==> flow/design.v <==
module Fifo_Datapath (
    input  logic        clk,
    input  logic        rst,
    input  logic        wc_en,       
    input  logic        rc_en,       
    input  logic [31:0] Data_in,
    output logic [31:0] Data_out,
    output logic        full,
    output logic        fifo_empty
);
    logic [3:0] w_addr;
    logic [3:0] r_addr;
    logic [31:0] Memory [15:0];
    logic [4:0] count;  
    always_ff @(posedge clk or posedge rst) begin
        if (rst)
            w_addr <= 0;
        else if (wc_en && !full)
            w_addr <= w_addr + 1;
    end
    always_ff @(posedge clk or posedge rst) begin
        if (rst) 
            r_addr <= 0;
        else if (rc_en && !fifo_empty)
            r_addr <= r_addr + 1;
    end
    always_ff @(posedge clk) begin
        if (wc_en && !full)
            Memory[w_addr] <= Data_in;
    end
    always_comb begin
        Data_out = (rst || fifo_empty)? 0: Memory[r_addr];
    end
    always_ff @(posedge clk or posedge rst) begin
        if (rst)
            count <= 0;
        else begin
            case ({wc_en && !full, rc_en && !fifo_empty})
                2'b10: count <= count + 1;  
                2'b01: count <= count - 1;  
                default: count <= count;    
            endcase
        end
    end
    assign full       = (count == 15);
    assign fifo_empty = (count == 0);
endmodule
module channel_ctrl(
    input  logic       clk,
    input  logic       rst,
    input  logic       channel_en,
    input  logic       readyIn,
    input  logic       fifo_full,
    input  logic       fifo_empty,
    input  logic       bsz,
    input  logic       tslb,
    input  logic       tsz,
    input  logic [1:0] M_HResp,
    output logic       irq,
    output logic [1:0] HTrans,
    output logic       write,
    output logic       b_sel, d_sel, t_sel, s_sel, h_sel,
    output logic       d_en, s_en, ts_en, burst_en, count_en, sz_en,
    output logic       rd_en, wr_en,
    output logic       trigger
);
    typedef enum logic [2:0] {
        DISABLED      = 3'b000,
        ENABLED       = 3'b001,
        READ_WAIT     = 3'b010,
        HOLD_READ     = 3'b011,
        WRITE_WAIT    = 3'b100,
        HOLD_WRITE    = 3'b101
    } state_t;
    localparam IDLE     = 2'b00;
    localparam BUSY     = 2'b01;
    localparam NON_SEQ  = 2'b10;
    localparam SEQ      = 2'b11;
    state_t current_state, next_state;
    always_ff @(posedge clk or posedge rst) begin
        if (rst)
            current_state <= DISABLED;
        else
            current_state <= next_state;
    end
    always_comb begin
        case (current_state)
            DISABLED: begin
                next_state = (channel_en) ? ENABLED : DISABLED;
            end
            ENABLED: begin
                next_state = tsz ? DISABLED : READ_WAIT;
            end
            READ_WAIT: begin
                if (!readyIn)
                    next_state = READ_WAIT;
                else if (!channel_en && readyIn) 
                    next_state = HOLD_READ;
                else if (channel_en && readyIn && !bsz && !M_HResp)
                    next_state = READ_WAIT;
                else if (channel_en && readyIn && bsz && (M_HResp == 0))
                    next_state = WRITE_WAIT;
                else
                    next_state = READ_WAIT;
            end
            HOLD_READ: begin
                if (channel_en && bsz) begin
                    next_state = WRITE_WAIT;
                end else if (channel_en && !bsz) begin
                    next_state = READ_WAIT;
                end else begin
                    next_state = HOLD_READ;
                end
            end
            WRITE_WAIT: begin
                if (!readyIn)
                    next_state = WRITE_WAIT;
                else if (channel_en && tsz && bsz)
                    next_state = DISABLED;
                else if (!channel_en && readyIn)
                    next_state = HOLD_WRITE; 
                else if (channel_en && readyIn && !bsz && (M_HResp == 0))
                    next_state = WRITE_WAIT; 
                else if (channel_en && readyIn && bsz && (M_HResp == 0))
                    next_state = READ_WAIT;
                else
                    next_state = WRITE_WAIT;
            end
            HOLD_WRITE: begin
                if (channel_en && !bsz) begin
                    next_state = WRITE_WAIT;
                end else if (channel_en && bsz) begin
                    if (tsz)
                        next_state = DISABLED;
                    else 
                        next_state = READ_WAIT;
                end else begin
                    next_state = HOLD_WRITE;
                end
            end
            default: next_state = current_state;
        endcase
    end
    always_comb begin
        irq       = 0;
        b_sel     = 0;
        d_sel     = 0;
        t_sel     = 0;
        s_sel     = 0;
        h_sel     = 0;
        d_en      = 0;
        s_en      = 0;
        ts_en     = 0;
        burst_en  = 0;
        count_en  = 0;
        sz_en     = 0;
        rd_en     = 0;
        wr_en     = 0;
        trigger   = 0;
        write     = 0;
        HTrans    = IDLE;
        case (current_state)
            DISABLED: begin
                if (channel_en) begin
                    t_sel     = 1;
                    d_sel     = 1;
                    s_sel     = 1;
                    burst_en  = 1;
                    s_en      = 1;
                    d_en      = 1;
                    sz_en     = 1;
                    ts_en     = 1;
                    HTrans    = IDLE;
                end
            end
            ENABLED: begin
                if (tsz) begin
                    irq = 1;
                end else if (channel_en) begin
                    write = 0;
                    count_en  = 1;
                    s_en = 1;
                    HTrans    = NON_SEQ;
                end
            end
            READ_WAIT: begin
                if (!readyIn && bsz) begin
                    write     = 0;
                    HTrans    = BUSY;
                    h_sel = 1;
                end else if (!readyIn && !bsz) begin
                    write = 0;
                    HTrans = BUSY;
                end else if (!channel_en && readyIn) begin
                    wr_en = 1;
                    HTrans = IDLE;
                end else if (channel_en && readyIn && (M_HResp == 0) && !bsz)  begin
                    write     = 0;
                    wr_en     = 1;
                    count_en  = 1;
                    s_en      = 1;
                    HTrans    = SEQ;
                end else if (channel_en && bsz && (M_HResp == 0) && readyIn)  begin
                    wr_en = 1;
                    ts_en = 1;
                    count_en = 1;
                    write    = 1;
                    h_sel    = 1;
                    d_en     = 1;
                    HTrans    = NON_SEQ;
                end
            end
            HOLD_READ: begin
                if (channel_en && !bsz) begin
                    count_en = 1;
                    s_en     = 1;
                    HTrans   = SEQ;
                end else if (channel_en && bsz) begin
                    ts_en = 1;
                    write = 1;
                    h_sel = 1;
                    d_en = 1;
                    count_en = 1;
                    HTrans = NON_SEQ;
                end else
                    HTrans = IDLE;
            end
            WRITE_WAIT: begin
                if (!readyIn && bsz) begin
                    write     = 1;
                    HTrans    = BUSY;
                    h_sel = 0;
                    trigger = 1;
                end else if (!readyIn && !bsz) begin
                    h_sel = 1;
                    trigger = 1;
                    HTrans = BUSY;
                    write = 1;
                end else if (!channel_en && readyIn) begin
                    rd_en = 1;
                    trigger = 1;
                    HTrans = IDLE;
                end else if (channel_en && tsz && bsz) begin
                    irq = 1;
                    rd_en = 1;
                    trigger = 1;
                    HTrans = IDLE;
                end else if (channel_en && readyIn && (M_HResp == 0) && !bsz) begin
                    h_sel = 1;
                    write = 1;
                    trigger = 1;
                    rd_en = 1;
                    d_en      =  1;
                    count_en  = 1;
                    HTrans    = SEQ;
                end
                else if (channel_en && readyIn && (M_HResp == 0) && !tslb && bsz) begin
                    h_sel = 0;
                    write = 0;
                    count_en  = 1;
                    s_en = 1;
                    trigger = 1;
                    rd_en = 1;
                    HTrans    = NON_SEQ;
                end else if (channel_en && readyIn && (M_HResp == 0) && tslb && bsz) begin
                    burst_en = 1;
                    b_sel = 1;
                    write = 0;
                    count_en  = 1;
                    s_en = 1;
                    h_sel = 0;
                    trigger = 1;
                    rd_en = 1;
                    HTrans    = NON_SEQ;
                end
            end
            HOLD_WRITE: begin
                if (channel_en && !bsz) begin
                    h_sel = 1;
                    write = 1;
                    d_en = 1;
                    count_en = 1;
                    HTrans = SEQ;
                end else if (channel_en && bsz) begin
                    if (tsz) begin
                        irq = 1;
                        HTrans = IDLE;
                    end else if (tslb) begin
                        burst_en = 1;
                        b_sel   = 1;
                        count_en = 1;
                        s_en = 1;
                        HTrans = NON_SEQ;
                    end else if (!tslb) begin
                        count_en = 1;
                        s_en = 1;
                        HTrans = NON_SEQ;
                    end
            end
        end
        endcase
    end
endmodule
module Dmac_Channel_Datapath (
    input  logic        clk,
    input  logic        rst,
    input  logic        s_sel,
    input  logic        d_sel,
    input  logic        b_sel,
    input  logic        t_sel,
    input  logic        s_en,
    input  logic        d_en,
    input  logic        ts_en,
    input  logic        sz_en,
    input  logic        burst_en,
    input  logic        count_en,
    input  logic        h_sel,
    input  logic        wr_en,
    input  logic        rd_en,
    input  logic        trigger,
    input  logic [31:0] S_Address,
    input  logic [31:0] D_Address,
    input  logic [31:0] T_Size,
    input  logic [31:0] B_Size,
    input  logic [31:0] R_Data,
    input  logic [1:0]  HSize,
    output logic        bs0,
    output logic        tslb,
    output logic        ts0,
    output logic        fifo_full,
    output logic        fifo_empty,
    output logic [31:0] MAddress,
    output logic [31:0] MWData,
    output logic [3:0]  MWStrb
);
    logic [31:0] Src_Addr, Dst_Addr, Transfer_Size, Burst_Size;
    logic [31:0] Incr_Src_Addr;
    logic [31:0] Incr_Dst_Addr;
    logic [31:0] Dec_Transfer_Size;
    always_comb begin
        Incr_Src_Addr      = Src_Addr + 32'd4;
        Incr_Dst_Addr      = Dst_Addr + 32'd4;
        Dec_Transfer_Size  = Transfer_Size - Burst_Size;
    end
    always_ff @(posedge clk or posedge rst) begin
        if (rst) begin
            Src_Addr <= 32'b0;
        end
        else if (s_en)
            Src_Addr <= s_sel ? S_Address : Incr_Src_Addr;
    end
    always_ff @(posedge clk or posedge rst) begin
        if (rst) begin
            Dst_Addr <= 32'b0;
        end
        else if (d_en)
            Dst_Addr <= d_sel ? D_Address : Incr_Dst_Addr;
    end
    always_ff @(posedge clk or posedge rst) begin
        if (rst) begin
            Transfer_Size <= 32'b0;
        end
        else if (ts_en)
            Transfer_Size <= t_sel ? T_Size : Dec_Transfer_Size;
    end
    always_ff @(posedge clk or posedge rst) begin
        if (rst) begin
            Burst_Size <= 32'b0;
        end
        else if (burst_en)
            Burst_Size <= (B_Size == 0)? 1: (b_sel ? 1 : B_Size);
    end
    assign tslb = (Transfer_Size < B_Size);
    logic [31:0] Decrement_Counter;
    logic [31:0] Decremented_Value;
    always_comb begin
        Decremented_Value = Decrement_Counter - 1;
    end
    always_ff @(posedge clk or posedge rst) begin
        if (rst)
            Decrement_Counter <= 32'b0;
        else if (count_en)
            Decrement_Counter <= (Decrement_Counter == 0) ? ((tslb) ? 0: Burst_Size-1)  : Decremented_Value;
    end
    assign MAddress = h_sel ? (Dst_Addr) : (Src_Addr);
    logic [31:0] fifo_out;
    Fifo_Datapath fifo_inst (
        .clk        (clk),
        .rst        (rst),
        .wc_en      (wr_en),
        .rc_en      (rd_en),
        .Data_in    (R_Data),
        .Data_out   (fifo_out),
        .full       (fifo_full),
        .fifo_empty (fifo_empty)
    );
    logic [1:0] HSize_Reg;
    always_ff @(posedge clk or posedge rst) begin
        if (rst) begin
            HSize_Reg <= 0;
        end
        else if (sz_en) begin
            HSize_Reg <= HSize;
        end
    end
    always_comb begin
        if (trigger) begin
            MWData = fifo_out;  
            case (HSize)
                2'b00: begin   
                    case (Src_Addr[1:0])
                        2'b00: MWStrb = 4'b0001;
                        2'b01: MWStrb = 4'b0010;
                        2'b10: MWStrb = 4'b0100;
                        2'b11: MWStrb = 4'b1000;
                        default: MWStrb = 4'b0000;
                    endcase
                end
                2'b01: begin   
                    case (Src_Addr[1:0])
                        2'b00: MWStrb = 4'b0011;  
                        2'b10: MWStrb = 4'b1100;
                        default: MWStrb = 4'b0000;
                    endcase
                end
                2'b10: MWStrb = 4'b1111;   
                default: MWStrb = 4'b0000;
            endcase
        end else begin
            MWData  = 32'b0;
            MWStrb  = 4'b0000;
        end
    end
    assign bs0 = (Decrement_Counter == 0);
    assign ts0 = (Transfer_Size == 0);
endmodule
module Dmac_Channel (
    input  logic        clk,
    input  logic        rst,
    input  logic        channel_en,
    input  logic        readyIn,
    input  logic [1:0]  M_HResp,
    input  logic [31:0] S_Address,
    input  logic [31:0] D_Address,
    input  logic [31:0] T_Size,
    input  logic [31:0] B_Size,
    input  logic [31:0] R_Data,
    input  logic [1:0]  HSize,
    output logic        irq,
    output logic        write,
    output logic [1:0]  HTrans,
    output logic [31:0] MAddress,
    output logic [31:0] MWData,
    output logic  [3:0] MWStrb
);
    logic s_sel, d_sel, b_sel, t_sel;
    logic s_en, d_en, ts_en, burst_en, count_en, sz_en;
    logic h_sel, rd_en, wr_en;
    logic fifo_full, fifo_empty;
    logic trigger;
    logic bs0, tslb, ts0;
    Dmac_Channel_Datapath datapath_inst (
        .clk         (clk),
        .rst         (rst),
        .s_sel       (s_sel),
        .d_sel       (d_sel),
        .b_sel       (b_sel),
        .t_sel       (t_sel),
        .s_en        (s_en),
        .d_en        (d_en),
        .ts_en       (ts_en),
        .sz_en       (sz_en),
        .burst_en    (burst_en),
        .count_en    (count_en),
        .h_sel       (h_sel),
        .wr_en       (wr_en),
        .rd_en       (rd_en),
        .trigger     (trigger),
        .S_Address   (S_Address),
        .D_Address   (D_Address),
        .T_Size      (T_Size),
        .B_Size      (B_Size),
        .R_Data      (R_Data),
        .HSize       (HSize),
        .bs0         (bs0),
        .tslb        (tslb),
        .ts0         (ts0),
        .fifo_full   (fifo_full),
        .fifo_empty  (fifo_empty),
        .MAddress    (MAddress),
        .MWData      (MWData),
        .MWStrb      (MWStrb)
    );
    channel_ctrl controller_inst (
        .clk         (clk),
        .rst         (rst),
        .channel_en  (channel_en),
        .readyIn     (readyIn),
        .fifo_full   (fifo_full),
        .fifo_empty  (fifo_empty),
        .bsz         (bs0),
        .tslb        (tslb),
        .tsz         (ts0),
        .M_HResp     (M_HResp),
        .irq         (irq),
        .HTrans      (HTrans),
        .write       (write),
        .b_sel       (b_sel),
        .d_sel       (d_sel),
        .t_sel       (t_sel),
        .s_sel       (s_sel),
        .h_sel       (h_sel),
        .d_en        (d_en),
        .s_en        (s_en),
        .ts_en       (ts_en),
        .sz_en       (sz_en),
        .burst_en    (burst_en),
        .count_en    (count_en),
        .rd_en       (rd_en),
        .wr_en       (wr_en),
        .trigger     (trigger)
    );
endmodule
module Dmac_Main_Ctrl(
    input  logic clk,
    input  logic rst,
    input  logic [1:0] DmacReq,
    input  logic con_new_sel,
    input  logic irq,
    input  logic Bus_Grant,
    input  logic C_config,
    output logic con_sel,
    output logic Bus_Req,
    output logic HReadyOut,
    output logic [1:0] S_HResp,
    output logic Interrupt,
    output logic con_en,
    output logic Channel_en_1, Channel_en_2,
    output logic hold,
    output logic [1:0] ReqAck
);
    typedef enum logic [1:0] {
        IDLE     = 2'b00,
        MSB_REQ  = 2'b01,
        LSB_REQ  = 2'b10,
        WAIT     = 2'b11
    } state_t;
    state_t current_state, next_state;
    always_ff @(posedge clk or posedge rst) begin
        if (rst)
            current_state <= IDLE;
        else
            current_state <= next_state;
    end
    always_comb begin
        hold         = 0;
        Bus_Req      = 0;
        Interrupt    = 0;
        con_en       = 0;
        con_sel      = 0;
        HReadyOut    = 0;
        ReqAck       = 2'b00;
        S_HResp      = 2'b00;
        next_state   = current_state;   
        case (current_state)
            IDLE: begin
                if (DmacReq[1] == 1'b1) begin
                    hold     = 1;
                    Bus_Req  = 1;
                    next_state = MSB_REQ;
                end else if (DmacReq == 2'b01) begin
                    hold     = 1;
                    Bus_Req  = 1;
                    next_state = LSB_REQ;
                end
            end
            MSB_REQ: begin
                if (!irq && ({C_config, Bus_Grant} == 2'b11)) begin
                    con_en       = 0;
                    con_sel      = 0;
                    ReqAck       = 2'b10;
                    next_state   = WAIT;
                end else if (irq && ({C_config, Bus_Grant} == 2'b11)) begin
                    Interrupt  = 1;
                    con_sel = 1;
                    next_state = IDLE;
                end else
                    Bus_Req = 1;
            end
            LSB_REQ: begin
                if (!irq && ({C_config, Bus_Grant} == 2'b11)) begin
                    con_en       = 1;
                    con_sel      = 1;
                    ReqAck       = 2'b01;
                    next_state   = WAIT;
                end else if (irq && ({C_config, Bus_Grant} == 2'b11)) begin
                    Interrupt  = 1;
                    con_sel = 1;
                    next_state = IDLE;
                end else
                    Bus_Req = 1;
            end
            WAIT: begin
                if (({Bus_Grant, con_new_sel} == 2'b00)) begin
                    next_state = MSB_REQ;
                    Bus_Req    = 1;
                end else if (({Bus_Grant, con_new_sel} == 2'b01)) begin
                    next_state = LSB_REQ;
                    Bus_Req    = 1;
                    con_sel    = 1;
                end else
                 if (!irq && !con_new_sel) begin
                    con_sel    = 0;
                    con_en     = 1;
                    next_state = WAIT;
                end else if (!irq && con_new_sel) begin
                    con_sel    = 1;
                    con_en     = 1;
                    next_state = WAIT;
                end else if (irq && ({Bus_Grant, con_new_sel} == 2'b10)) begin
                    Interrupt  = 1;
                    con_sel = con_new_sel;
                    next_state = IDLE;
                end else if (irq && ({Bus_Grant, con_new_sel} == 2'b11)) begin
                    Interrupt  = 1;
                    con_sel = con_new_sel;
                    next_state = IDLE;
                end
            end
        endcase
    end
    always_comb begin
        Channel_en_1 = 0;
        Channel_en_2 = 0;
        case (current_state)
            MSB_REQ: Channel_en_1 = C_config && Bus_Grant;
            LSB_REQ: Channel_en_2 = C_config && Bus_Grant;
            WAIT: begin
                Channel_en_1 = Bus_Grant && !con_new_sel;
                Channel_en_2 = Bus_Grant && con_new_sel;
            end
            default: ;
        endcase
    end
endmodule
module Dmac_Main_Datapath(
    input logic clk,
    input logic rst,
    input logic write,
    input logic HSel,
    input logic [1:0] STrans,  
    input logic channel_en_1,
    input logic channel_en_2,
    input logic [31:0] HWData,
    input logic [31:0] HAddr,
    input logic [31:0] MRData,
    input logic HReady,
    input logic [1:0] M_HResp,
    input logic con_en,
    input logic con_sel,
    output logic C_config,
    output logic irq,
    output logic con_new_sel,
    output logic [31:0] MAddress,
    output logic [31:0] MWData,
    output logic [3:0] MBurst_Size,
    output logic MWrite,
    output logic [3:0] MWStrb,
    output logic [1:0] MTrans
);
logic dmac_selected;
logic [3:0] decoded_address;
logic [31:0] Size_Reg, SAddr_Reg, DAddr_Reg, Ctrl_Reg;
logic [31:0] latched_address;
logic latched_write, latched_sel;
logic [1:0] latched_STrans;
assign  dmac_selected = latched_write && latched_STrans[1] && latched_sel;
assign decoded_address = latched_address[5:2];
assign C_config = Ctrl_Reg[16];
always_ff @( posedge clk ) begin
    if (rst) begin
        latched_address <= 32'b0;
        latched_write <= 0;
        latched_STrans <= 2'b0;
        latched_sel <= 0;
    end else begin
        latched_address <= HAddr;
        latched_STrans <= STrans;
        latched_sel <= HSel;
        latched_write <= write;
    end
end
always_ff @(posedge clk or posedge rst) begin
    if (rst) begin
        Size_Reg <= 32'b0;
        SAddr_Reg <= 32'b0;
        DAddr_Reg <= 32'b0;
        Ctrl_Reg <= 32'b0;
    end
    else if (irq)
        Ctrl_Reg <= 32'b0;
    else if (dmac_selected) begin
        case (decoded_address)
            4'b0000: Size_Reg <=  HWData;
            4'b0001: SAddr_Reg <= HWData;
            4'b0010: DAddr_Reg <= HWData;
            4'b0011: Ctrl_Reg <=  HWData;
            default: ;
        endcase
    end
end
logic irq_1;
logic write_1;
logic [1:0]  MTrans_1;
logic [31:0] MAddress_1;
logic [31:0] MWData_1;
logic [3:0] MWStrb_1;
Dmac_Channel channel_1 (
    .clk(clk),
    .rst(rst),
    .channel_en(channel_en_1),
    .readyIn(HReady),
    .M_HResp(M_HResp),
    .S_Address(SAddr_Reg),
    .D_Address(DAddr_Reg),
    .T_Size(Size_Reg),
    .B_Size({{28{1'b0}}, {Ctrl_Reg[3:0]}}),
    .R_Data(MRData),
    .HSize(Ctrl_Reg[5:4]),
    .irq(irq_1),
    .write(write_1),
    .HTrans(MTrans_1),
    .MAddress(MAddress_1),
    .MWData(MWData_1),
    .MWStrb(MWStrb_1)
);
logic irq_2;
logic write_2;
logic [1:0]  MTrans_2;
logic [31:0] MAddress_2;
logic [31:0] MWData_2;
logic [3:0] MWStrb_2;
Dmac_Channel channel_2 (
    .clk(clk),
    .rst(rst),
    .channel_en(channel_en_2),
    .readyIn(HReady),
    .M_HResp(M_HResp),
    .S_Address(SAddr_Reg),
    .D_Address(DAddr_Reg),
    .T_Size(Size_Reg),
    .B_Size({{28{1'b0}}, {Ctrl_Reg[3:0]}}) ,
    .R_Data(MRData),
    .HSize(Ctrl_Reg[5:4]),
    .irq(irq_2),
    .write(write_2),
    .HTrans(MTrans_2),
    .MAddress(MAddress_2),
    .MWData(MWData_2),
    .MWStrb(MWStrb_2)
);
assign MAddress = con_sel? MAddress_2 : MAddress_1;
assign MWData = con_sel? MWData_2 : MWData_1;
assign MTrans = con_sel? MTrans_2 : MTrans_1;
assign MBurst_Size = Ctrl_Reg[3:0];
assign MWrite = con_sel? write_2 : write_1;
assign irq = irq_1 || irq_2; 
assign MWStrb = con_sel? MWStrb_2 : MWStrb_1;
always_ff @(posedge clk or posedge rst) begin
    if (rst) begin
        con_new_sel <= 0;
    end
    else if (con_en) begin
        con_new_sel <= con_sel;
    end
end
endmodule
module Dmac_Top (
    input  logic        clk,
    input  logic        rst,
    input  logic        write,
    input  logic        HSel,
    input  logic [1:0]  STrans,
    input  logic [31:0] HWData,
    input  logic [31:0] HAddr,
    input  logic [31:0] MRData,
    input  logic        HReady,
    input  logic [1:0]  M_HResp,
    output logic HReadyOut,
    output logic [1:0] S_HResp,
    input  logic [1:0]  DmacReq,      
    input  logic        Bus_Grant,   
    output logic [31:0] MAddress,
    output logic [31:0] MWData,
    output logic [3:0]  MBurst_Size,
    output logic        MWrite,
    output logic [1:0]  MTrans,
    output logic [3:0]  MWStrb,
    output logic        Bus_Req,
    output logic        Interrupt,
    output logic [1:0]  ReqAck
);
    logic con_sel, con_en, irq, con_new_sel, C_config;
    logic hold;
    logic channel_en_1, channel_en_2;
    Dmac_Main_Datapath datapath_inst (
        .clk            (clk),
        .rst            (rst),
        .write          (write),
        .HSel           (HSel),
        .STrans         (STrans),
        .channel_en_1   (channel_en_1),
        .channel_en_2   (channel_en_2),
        .HWData         (HWData),
        .HAddr          (HAddr),
        .MRData         (MRData),
        .HReady         (HReady),
        .M_HResp          (M_HResp),
        .con_en         (con_en),
        .con_sel        (con_sel),
        .C_config       (C_config),
        .irq            (irq),
        .con_new_sel    (con_new_sel),
        .MAddress       (MAddress),
        .MWData         (MWData),
        .MBurst_Size    (MBurst_Size),
        .MWrite         (MWrite),
        .MTrans         (MTrans),
        .MWStrb         (MWStrb)
    );
    Dmac_Main_Ctrl controller_inst (
        .clk            (clk),
        .rst            (rst),
        .DmacReq        (DmacReq),
        .con_new_sel    (con_new_sel),
        .irq            (irq),
        .Bus_Grant      (Bus_Grant),
        .C_config       (C_config),
        .con_sel        (con_sel),
        .HReadyOut      (HReadyOut),
        .S_HResp          (S_HResp),
        .Bus_Req        (Bus_Req),
        .Interrupt      (Interrupt),
        .con_en         (con_en),
        .Channel_en_1   (channel_en_1),
        .Channel_en_2   (channel_en_2),
        .hold           (hold),
        .ReqAck         (ReqAck)
    );
endmodule
-- Reports on Dmac_Top
The steps from the RTL of Dmac_Top to its reports follow in flow order.
Line numbers count from 1 in the design file above.
Operators carry their Yosys type and port widths (W data, S select, Z words).
The mark n/a stands for no value.
- design top: Dmac_Top
- clock port: clk
- cell library: sky130hd
- library corner: tt_025C_1v80

-- Word-level counts
Yosys after proc, flatten, opt, wreduce and memory -nomap, before mapping. Memory bits, and registers merged into a memory's read port (data or address), are not among the register bits. Print and check cells are not counted.
Memory sizes are those after Yosys's memory passes, which may raise the word count (mostly to a power of two), join words into wider ones and drop unused or constant bits.
- register bits: 478
- RAM bits at 1024
- noted memories kept: 2
- input bits: 108
- output and inout port bits at 82
- memories (memory ; words ; bits a word ; rd ports ; write ports ; line ; RTL):
    datapath_inst.channel_1.datapath_inst.fifo_inst.Memory ; 16 ; 32 ; 1 ; 1 ; 13 ; logic [31:0] Memory [15:0];
    datapath_inst.channel_2.datapath_inst.fifo_inst.Memory ; 16 ; 32 ; 1 ; 1 ; 13 ;
- add/sub/neg operators at 18
- noted $lt $le $gt $ge: 2
- eq/ne operators: 38
- mux-type cells at 326
- bitwise gates (word level): 1
- reduce/logical cells: 101
- operator list (kind ; number):
    $mux W32 ; 22
    $mux W1 ; 180
    $logic_not A32 Y1 ; 5
    $sub A32 B1 Y32 const B ; 4
    $add A32 B3 Y32 const B ; 4
    $mux W2 ; 52
    $mux W3 ; 24
    $sub A32 B32 Y32 ; 2
    $lt A32 B4 Y1 ; 2
    $logic_and A1 B1 Y1 ; 55
    $mux W17 ; 3
    $pmux W3 S6 ; 2
    $pmux W4 S4 ; 2
    $mux W4 ; 7
    $pmux W1 S3 ; 9
    $eq A2 B2 Y1 const B ; 12
    $pmux W4 S3 ; 2
    $pmux W5 S2 ; 2
    $pmux W2 S5 ; 2
    $pmux W1 S5 ; 4
    $pmux W1 S4 ; 5
    $eq A2 B1 Y1 const B ; 8
    $add A4 B1 Y4 const B ; 4
    $pmux W4 S2 ; 2
    $logic_not A1 Y1 ; 13
    $logic_not A2 Y1 ; 6
    $eq A3 B2 Y1 const B ; 4
    $eq A3 B3 Y1 const B ; 4
Not listed: further kinds 22, cells in them 45.

-- Logic depth
Depth = most cells in a row (Yosys ltp): at word level without a register or memory, in the mapped netlist without a sequential cell, where the memories' decode and read muxes count.
- depth after elaboration: 20
- noted ABC_AREA: 0
- mapped depth: 16
- depth with buffers taken out: 16

-- Netlist
Yosys stat after the flow's synthesis: flattened, memories mapped to cells. It holds for the ABC_AREA given above (unset counts as 0); a run with the other value may have another netlist.
- cell types (cell ; number ; total area (µm²)):
    sky130_fd_sc_hd__edfxtp_1 ; 1024 ; 3.07E+04
    sky130_fd_sc_hd__dfrtp_1 ; 407 ; 1.02E+04
    sky130_fd_sc_hd__mux4_2 ; 224 ; 5.04E+03
    sky130_fd_sc_hd__mux2i_1 ; 203 ; 2.03E+03
    sky130_fd_sc_hd__o21ai_0 ; 345 ; 1.73E+03
    sky130_fd_sc_hd__mux2_2 ; 132 ; 1.49E+03
    sky130_fd_sc_hd__nand2_1 ; 315 ; 1.18E+03
    sky130_fd_sc_hd__a21oi_1 ; 205 ; 1.03E+03
    sky130_fd_sc_hd__xor2_1 ; 81 ; 709.43
    sky130_fd_sc_hd__nor2_1 ; 159 ; 596.822
    sky130_fd_sc_hd__clkbuf_1 ; 157 ; 589.315
    sky130_fd_sc_hd__ha_1 ; 42 ; 525.504
    sky130_fd_sc_hd__xnor2_1 ; 57 ; 499.229
    sky130_fd_sc_hd__nand3_1 ; 89 ; 445.427
    sky130_fd_sc_hd__nor3_1 ; 78 ; 390.374
    sky130_fd_sc_hd__a221oi_1 ; 35 ; 306.544
    sky130_fd_sc_hd__a211oi_1 ; 37 ; 277.766
    sky130_fd_sc_hd__a31o_2 ; 31 ; 271.51
Not listed: further types 72, cells in them 679.
- noted cell count: 4300
- noted chip area (Yosys): 0.0628052 mm²
- area of sequential cells at 0.0411532 mm²
- flip-flop cells: 1441
- buffers: 257
The figures by module come from a second, unflattened synthesis with its own total; it is not the netlist above.
- cell total of the unflattened synthesis at 5273
- area (unflattened synthesis): 0.0710344 mm²
Each row is one instance without its submodules.
- by module (module ; times used ; cells ; area (mm²) ; seq. area (mm²)):
    Fifo_Datapath ; 2 ; 878 ; 0.0202507 ; 0.0157001
    Dmac_Channel_Datapath ; 2 ; 1491 ; 0.0119815 ; 0.0040038
    Dmac_Main_Datapath ; 1 ; 344 ; 0.0050373 ; 0.0027426
    channel_ctrl ; 2 ; 74 ; 0.0006006 ; 0.0001514
    Dmac_Main_Ctrl ; 1 ; 43 ; 0.0003316 ; 0.0001013
    Dmac_Channel ; 2 ; 0 ; 0 ; 0
    Dmac_Top ; 1 ; 0 ; 0 ; 0

-- Path before layout
Source: OpenSTA report_checks on the synthesized netlist (no wires, ideal clock, input and output delay 20% of the period each), path of least setup slack; recovery checks are left aside. Register names are those of the netlist, which keeps one name where synthesis merged equal registers.
- kind: input -> output
- from: in HReady
- to: out MAddress[10]
- clock period: 10.0 ns
- input delay at 2.000 ns
- output delay: 2.000 ns
- time at the first pin: 2.000 ns
- arrival time at 3.890 ns
- data required time: 8.000 ns
- slack: 4.110 ns
- delay of the path: 1.890 ns
- stages at 9
- buffers on the path: 3
- synthesis period reached: 5.89 ns
"delay of the path" is the arrival time less input delay plus setup time.
At an output port there is no setup time.
"stages": output pins that drive a net of the path, with the launching flip-flop's if there is one; two outputs of one cell count as two.
"synthesis period reached" = period - worst setup slack (recovery checks aside). The figure is calculated, with input and output delays left at 20% of the set period.
Between the ends stands the longest chain of elaborated cells between them, by number of cells; it is not shown to be the way that was timed. Of several equally long chains one is given.
A line is the first line of the expression or statement that the cell stems from. Yosys adds cells for indexed reads and writes and turns some case tables into memories.
- cells stage by stage: sky130_fd_sc_hd__clkbuf_1 -> sky130_fd_sc_hd__a21oi_1 -> sky130_fd_sc_hd__a211oi_1 -> sky130_fd_sc_hd__a31oi_1 -> sky130_fd_sc_hd__o22ai_2 -> sky130_fd_sc_hd__a41oi_1 -> sky130_fd_sc_hd__buf_2 -> sky130_fd_sc_hd__buf_1 -> sky130_fd_sc_hd__mux2i_1
- noted cells in the longest elaborated chain: 15
- noted elaborated cells between the ends (all ways): 66
- ends and longest elaborated chain, post-synthesis (element ; line ; RTL):
    start: declaration ; 787 ; input  logic        HReady,
    $logic_and A1 B1 Y1 ; 239 ; end else if (!channel_en && readyIn) begin
    $mux W1 ; 239 ;
    $mux W1 ; 234 ; end else if (!readyIn && !bsz) begin
    $mux W1 ; 229 ; if (!readyIn && bsz) begin
    $pmux W1 S3 ; 162 ; case (current_state)
    $logic_or A1 B1 Y1 ; 767 ; assign irq = irq_1 || irq_2;
    $logic_and A1 B1 Y1 ; 624 ; end else if (irq && ({Bus_Grant, con_new_sel} == 2'b11)) begin
    $mux W1 ; 624 ;
    $mux W1 ; 620 ; end else if (irq && ({Bus_Grant, con_new_sel} == 2'b10)) begin
    $mux W1 ; 616 ; end else if (!irq && con_new_sel) begin
    $mux W1 ; 612 ; if (!irq && !con_new_sel) begin
    $mux W1 ; 607 ; end else if (({Bus_Grant, con_new_sel} == 2'b01)) begin
    $mux W1 ; 604 ; if (({Bus_Grant, con_new_sel} == 2'b00)) begin
    $pmux W1 S4 ; 565 ; case (current_state)
    $mux W32 ; 762 ; assign MAddress = con_sel? MAddress_2 : MAddress_1;
    end: declaration ; 793 ; output logic [31:0] MAddress,

-- Path in the finished layout
Path of least setup slack in the final report of flow run 1 (OpenROAD, finished layout, wires in). Where an end is a register, its clock arrival counts in the times.
- kind: input -> output
- from: in HReady
- to: out MAddress[7]
- clock period: 9.65 ns
- input delay at 1.93 ns
- output delay: 1.93 ns
- time at the first pin: 1.93 ns
- arrival time at 6.44 ns
- data required time: 7.72 ns
- slack: 1.28 ns
- stages at 11
- buffers on the path: 5
Between the ends stands the longest chain of elaborated cells between them, by number of cells; it is not shown to be the way that was timed. Of several equally long chains one is given.
- cells stage by stage: sky130_fd_sc_hd__clkdlybuf4s50_1 -> sky130_fd_sc_hd__clkbuf_1 -> sky130_fd_sc_hd__a21oi_1 -> sky130_fd_sc_hd__a211oi_1 -> sky130_fd_sc_hd__a31oi_1 -> sky130_fd_sc_hd__o22ai_2 -> sky130_fd_sc_hd__a41oi_1 -> sky130_fd_sc_hd__buf_2 -> sky130_fd_sc_hd__buf_2 -> sky130_fd_sc_hd__mux2i_1 -> sky130_fd_sc_hd__clkdlybuf4s50_1
- noted cells in the longest elaborated chain: 15
- noted elaborated cells between the ends (all ways): 66
- ends and longest elaborated chain, post-layout (element ; line ; RTL):
    start: declaration ; 787 ; input  logic        HReady,
    $logic_and A1 B1 Y1 ; 239 ; end else if (!channel_en && readyIn) begin
    $mux W1 ; 239 ;
    $mux W1 ; 234 ; end else if (!readyIn && !bsz) begin
    $mux W1 ; 229 ; if (!readyIn && bsz) begin
    $pmux W1 S3 ; 162 ; case (current_state)
    $logic_or A1 B1 Y1 ; 767 ; assign irq = irq_1 || irq_2;
    $logic_and A1 B1 Y1 ; 624 ; end else if (irq && ({Bus_Grant, con_new_sel} == 2'b11)) begin
    $mux W1 ; 624 ;
    $mux W1 ; 620 ; end else if (irq && ({Bus_Grant, con_new_sel} == 2'b10)) begin
    $mux W1 ; 616 ; end else if (!irq && con_new_sel) begin
    $mux W1 ; 612 ; if (!irq && !con_new_sel) begin
    $mux W1 ; 607 ; end else if (({Bus_Grant, con_new_sel} == 2'b01)) begin
    $mux W1 ; 604 ; if (({Bus_Grant, con_new_sel} == 2'b00)) begin
    $pmux W1 S4 ; 565 ; case (current_state)
    $mux W32 ; 762 ; assign MAddress = con_sel? MAddress_2 : MAddress_1;
    end: declaration ; 793 ; output logic [31:0] MAddress,

# Flow runs of Dmac_Top

4 stored runs of Dmac_Top in the flow (synthesis by Yosys, layout by OpenROAD, sky130hd cells), in arbitrary order. Constraints: input delay and output delay 20% of the set period each, output load 0.01 pF.
"reached clock period" means the clock period less the worst setup slack. The figure is calculated, with input and output delays left at 20% of the set period.
"critical setup path time" means the part of the period allowed to the worst setup path (the constraints hold back 20% at inputs and 20% at outputs) less its slack; where the path has registers, the arrival times of their clocks count too.

Flow run 1
Settings were CORE_UTILIZATION = 17; GPL_ROUTABILITY_DRIVEN = 0; GPL_TIMING_DRIVEN = 0; MAX_ROUTING_LAYER = met4; PLACE_DENSITY = 0.78; SLEW_MARGIN = 40; period_ns = 9.65; CAP_MARGIN = 20; CORE_MARGIN = 2
- critical setup path time: 4.51 ns
- critical path type: input -> output
- standard-cell area after layout at 0.0770101 mm²
- setup slack of the worst path: 1.282 ns
- worst hold slack in the final report at 0.476 ns
- total negative setup slack: 0.000 ns
- noted the utilization: 20.9 %
- noted the die size: 0.374318 mm²
- Yosys chip area after synthesis: 0.0628052 mm²
- reached clock period at 8.368 ns

Flow run 2
Settings were CORE_UTILIZATION = 60; CTS_CLUSTER_SIZE = 81; PLACE_DENSITY = 0.6; period_ns = 10.0; CAP_MARGIN = 20; CORE_MARGIN = 2; SLEW_MARGIN = 20
- critical setup path time: 4.56 ns
- critical path type: input -> output
- standard-cell area after layout at 0.0708667 mm²
- setup slack of the worst path: 1.440 ns
- worst hold slack in the final report at 0.477 ns
- total negative setup slack: 0.000 ns
- noted the utilization: 68.4 %
- noted the die size: 0.107279 mm²
- Yosys chip area after synthesis: 0.0628052 mm²
- reached clock period at 8.560 ns

Flow run 3
Settings were CAP_MARGIN = 0; CELL_PAD_IN_SITES_DETAIL_PLACEMENT = 2; CORE_ASPECT_RATIO = 0.66; CORE_UTILIZATION = 60; CTS_CLUSTER_DIAMETER = 183; CTS_CLUSTER_SIZE = 97; GPL_ROUTABILITY_DRIVEN = 0; GPL_TIMING_DRIVEN = 0; MAX_ROUTING_LAYER = met4; PLACE_DENSITY = 0.43; TNS_END_PERCENT = 80; period_ns = 10.0; CORE_MARGIN = 2; SLEW_MARGIN = 20
- incomplete, placement halted on DPL-0033

Flow run 4
Settings were CELL_PAD_IN_SITES_DETAIL_PLACEMENT = 2; CORE_MARGIN = 3; CORE_UTILIZATION = 16; CTS_CLUSTER_DIAMETER = 203; MIN_ROUTING_LAYER = met2; PLACE_DENSITY = 0.77; SETUP_SLACK_MARGIN = 0.69; TNS_END_PERCENT = 5; period_ns = 6.8; CAP_MARGIN = 20; SLEW_MARGIN = 20
- incomplete, routing halted on GRT-0232
